==> flow/design.v <==
module CS(clk, reset, X, Y);
	input clk, reset; 
	input [7:0] X;
	output [9:0] Y;
	reg [9:0] X1,X2, X3, X4, X5, X6, X7, X8, X9;
	wire[9:0] avg_w;
	reg [9:0] avg;
	reg [9:0] appr;
	wire[9:0] Y_keep_w;
	reg [9:0] Y;
	reg [12:0] avg_dividend;
	reg [12:0] Y_dividend;
	reg [12:0] total_num;
	reg [9:0] least;
	wire [12:0] avg_dis = 13'd9;
	wire [12:0] Y_dis = 13'd8;
	always @(negedge clk) begin
		if(reset) begin
			X1 <= 0; X2 <= 0; X3 <= 0; X4 <= 0; X5 <= 0; X6 <= 0; X7 <= 0; X8 <= 0; X9 <= 0;
			avg_dividend <= 0;
			total_num <= 0;
		end  
		else begin 
			if (total_num < 9)
				total_num <= total_num + 1;
			X1 <= X2;
			X2 <= X3;
			X3 <= X4;
			X4 <= X5;
			X5 <= X6;
			X6 <= X7;
			X7 <= X8;
			X8 <= X9;
			X9 <= X;
			avg_dividend <= X2+X3+X4+X5+X6+X7+X8+X9+X; 	
		end  
	end  
	calc c1(avg_dividend, avg_dis, avg_w);
	always @(*) begin
		avg = avg_w;
		appr = X1;
		least = 1000;
		if( (avg >= X1) && (avg - X1) < least) begin
			appr = X1;
			least = avg - X1;
		end
		if(avg >= X2 && (avg - X2) < least) begin
			appr = X2;
			least = avg - X2;
		end
		if(avg >= X3 && (avg - X3) < least) begin
			appr = X3;
			least = avg - X3;
		end
		if(avg >= X4 && (avg - X4) < least) begin
			appr = X4;
			least = avg - X4;
		end
		if(avg >= X5 && (avg - X5) < least) begin
			appr = X5;
			least = avg - X5;
		end
		if(avg >= X6 && (avg - X6) < least) begin
			appr = X6;
			least = avg - X6;
		end
		if(avg >= X7 && (avg - X7) < least) begin
			appr = X7;
			least = avg - X7;
		end
		if(avg >= X8 && (avg - X8) < least) begin
			appr = X8;
			least = avg - X8;
		end
		if(avg >= X9 && (avg - X9) < least) begin
			appr = X9;
			least = avg - X9;
		end
		Y_dividend = avg_dividend + avg_dis*appr;
	end  
	calc c2(Y_dividend, Y_dis, Y_keep_w);	
	always @(posedge clk) begin
		if (total_num >= 9)
			Y <= Y_keep_w;
	end 
endmodule
module  calc
    #(parameter width=13)   
	(dividend, divisor, merchant);
	input [width-1:0]       dividend;   
	input [width-1:0]       divisor;   
	output [width-1:0]      merchant;   
	reg [width-1:0]     	temp_dividend;  
	reg [width-1:0]      	temp_divisor;  
	reg [2*width-1:0]    	temp_did;
	reg [2*width-1:0]   	temp_dis;
	reg [width-1:0]      	merchant;   
	reg [width-1:0]      	remainder;   
	integer 		i;
    always @(*) begin
		temp_dividend = dividend;
		temp_divisor = divisor;	
	end
    always @(*) begin
		temp_did = {{width{1'b0}}, temp_dividend};
		temp_dis = {temp_divisor, {width{1'b0}}};
		for(i = 0; i < width; i = i +1) begin
			temp_did = temp_did << 1;
			if(temp_did >= temp_dis) 
				temp_did = temp_did - temp_dis + 1'b1;
			else 
				temp_did = temp_did;
		end  
		merchant = temp_did[width-1:0];
		remainder = temp_did[width*2-1: width];
	end  
endmodule
## Step by step through the tools: CS

Tool output for the design above, in the order of the flow.
Lines are those of the file above, counted from 1.
Operators carry their Yosys type and port widths (W data, S select, Z words).
Cell names lack the library's common part.
The mark n/a stands for no value.

| inputs | value |
|---|---|
| top | CS |
| clock input | clk |
| standard-cell library | sky130hd |
| library corner | tt_025C_1v80 |

## Word-level counts

Yosys after proc, flatten, opt, wreduce and memory -nomap, before mapping. Memory bits, and registers merged into a memory's read port (data or address), are not among the register bits. Print and check cells are not counted. Equal cells are merged and count once.

| storage and ports | value |
|---|---|
| word-level cells | 183 |
| output and inout bits | 10 |
| flip-flop bits (word level) | 126 |

| operators by class | value |
|---|---|
| multiply operators | 1 |
| add/subtract/negate cells | 71 |
| reduce/logical cells | 9 |
| multiplexer cells | 42 |
| magnitude comparators | 46 |

Operators by type and width:

| operator | number |
|---|---|
| $ge A26 B17 Y1 const B | 24 |
| $add A25 B1 Y25 const B | 24 |
| $mux W25 | 24 |
| $sub A25 B17 Y25 const B | 22 |
| $mux W10 | 18 |
| $sub A10 B10 Y10 | 9 |
| $ge A10 B10 Y1 | 9 |
| $lt A10 B10 Y1 | 8 |
| $add A13 B10 Y13 | 4 |
| $mul A4 B10 Y13 const A | 1 |
| $sub A14 B17 Y18 const B | 2 |
| $ge A14 B17 Y1 const B | 2 |
| $add A10 B1 Y10 const B | 2 |
| $sub A10 B1 Y10 const B | 2 |
| $add A12 B10 Y13 | 1 |
| $add A13 B1 Y13 const B | 1 |
| $add A13 B13 Y13 | 1 |
| $ge A13 B4 Y1 const B | 1 |
| $lt A13 B4 Y1 const B | 1 |
| $add A13 B8 Y13 | 1 |
| $add A11 B10 Y12 | 1 |
| $add A10 B10 Y11 | 1 |
| $lt A10 B10 Y1 const B | 1 |
| $logic_and A1 B1 Y1 | 9 |

## Longest topological paths

Depth = most cells in a row (Yosys ltp): at word level without a register or memory, in the mapped netlist without a sequential cell, where the memories' decode and read muxes count.

| logic depth | value |
|---|---|
| word-level depth | 108 |
| ABC_AREA | 0 |
| mapped depth | 187 |

## Synthesis result

The flow's flattened synthesis, as Yosys stat reports it; memories are mapped. The netlist is that of the ABC_AREA named above (0 if unset); the other value can give another one.
The area totals of this step are shown rounded.

| mapped netlist | value |
|---|---|
| flip-flop cells | 107 |
| buffer cells | 48 |
| area of sequential cells | 2240 µm² |
| mapped area | 15900 µm² |
| standard cells after synthesis | 1987 |

Cell types:

| type | number | area in all (µm²) |
|---|---|---|
| ha_1 | 192 | 2.4E+03 |
| dfxtp_1 | 97 | 1.94E+03 |
| fa_1 | 69 | 1.38E+03 |
| nor2_1 | 197 | 739.459 |
| inv_1 | 178 | 668.141 |
| a21oi_1 | 126 | 630.605 |
| a21o_1 | 75 | 563.04 |
| xnor2_1 | 61 | 534.262 |
| mux2i_1 | 53 | 530.509 |
| o21ai_0 | 103 | 515.494 |
| nand2_1 | 114 | 427.91 |
| nor2b_1 | 66 | 412.896 |
| xor2_1 | 41 | 359.094 |
| edfxtp_1 | 10 | 300.288 |
| nand2b_1 | 36 | 225.216 |
| o211ai_1 | 29 | 217.709 |
| nand4_1 | 30 | 187.68 |
| nor3_1 | 37 | 185.178 |

Other cell types: 94; their cells: 473.
The figures by module come from a second, unflattened synthesis with its own total; it is not the netlist above.

| unflattened totals | value |
|---|---|
| cells (unflattened synthesis) | 7698 |
| area (unflattened synthesis) | 57500 µm² |

Rows give one instance, submodules left out.

By module:

| module | cells | times used | area (µm²) |
|---|---|---|---|
| calc | 3122 | 2 | 22700 |
| CS | 1454 | 1 | 12100 |

Add stored flow runs of CS

Record of 3 stored runs of the RTL-to-layout flow on CS, platform sky130hd. The runs are unordered. Constraints: input delay and output delay 20% of the set period each, output load 0.01 pF.
The measured numbers are rounded.
A setting shown as -- is not set for that run.
Results: -- = not shown.

| stored run | CELL_PAD_IN_SITES_GLOBAL_PLACEMENT | CORE_ASPECT_RATIO | CORE_UTILIZATION | CTS_CLUSTER_DIAMETER | SETUP_SLACK_MARGIN | period_ns | CAP_MARGIN | CORE_MARGIN | SLEW_MARGIN | CELL_PAD_IN_SITES_DETAIL_PLACEMENT | CTS_CLUSTER_SIZE | GPL_ROUTABILITY_DRIVEN | MAX_ROUTING_LAYER | PLACE_DENSITY_LB_ADDON | TNS_END_PERCENT | ABC_AREA | PLACE_DENSITY | total negative setup slack (ps) | utilization after routing (%) | area of the standard cells in the finished layout (µm²) | worst setup slack after layout (ps) | synthesized cell area (µm²) | die size (µm²) | smallest hold slack (ps) |
|---|---|---|---|---|---|---|---|---|---|---|---|---|---|---|---|---|---|---|---|---|---|---|---|---|
| job 1 | 2 | 1.4 | 37 | 312 | 5.0 | 70.0 | 20 | 2 | 20 | -- | -- | -- | -- | -- | -- | -- | -- | 0 | 49.8 | 21000 | 3700 | 15900 | 44600 | 460 |
| job 2 | 2 | -- | 71 | 127 | 5.0 | 63.8 | 20 | 5 | 20 | 2 | 66 | 0 | met4 | 0.21 | 60 | -- | -- | -- | -- | -- | -- | -- | -- | -- |
| job 3 | 3 | 0.59 | 72 | -- | 3.37 | 111.0 | 20 | 10 | 20 | -- | -- | -- | -- | -- | -- | 0 | 0.66 | -- | -- | -- | -- | -- | -- | -- |

Job 2: incomplete, placement halted on FLW-0024
Job 3: incomplete, placement halted on GPL-0301
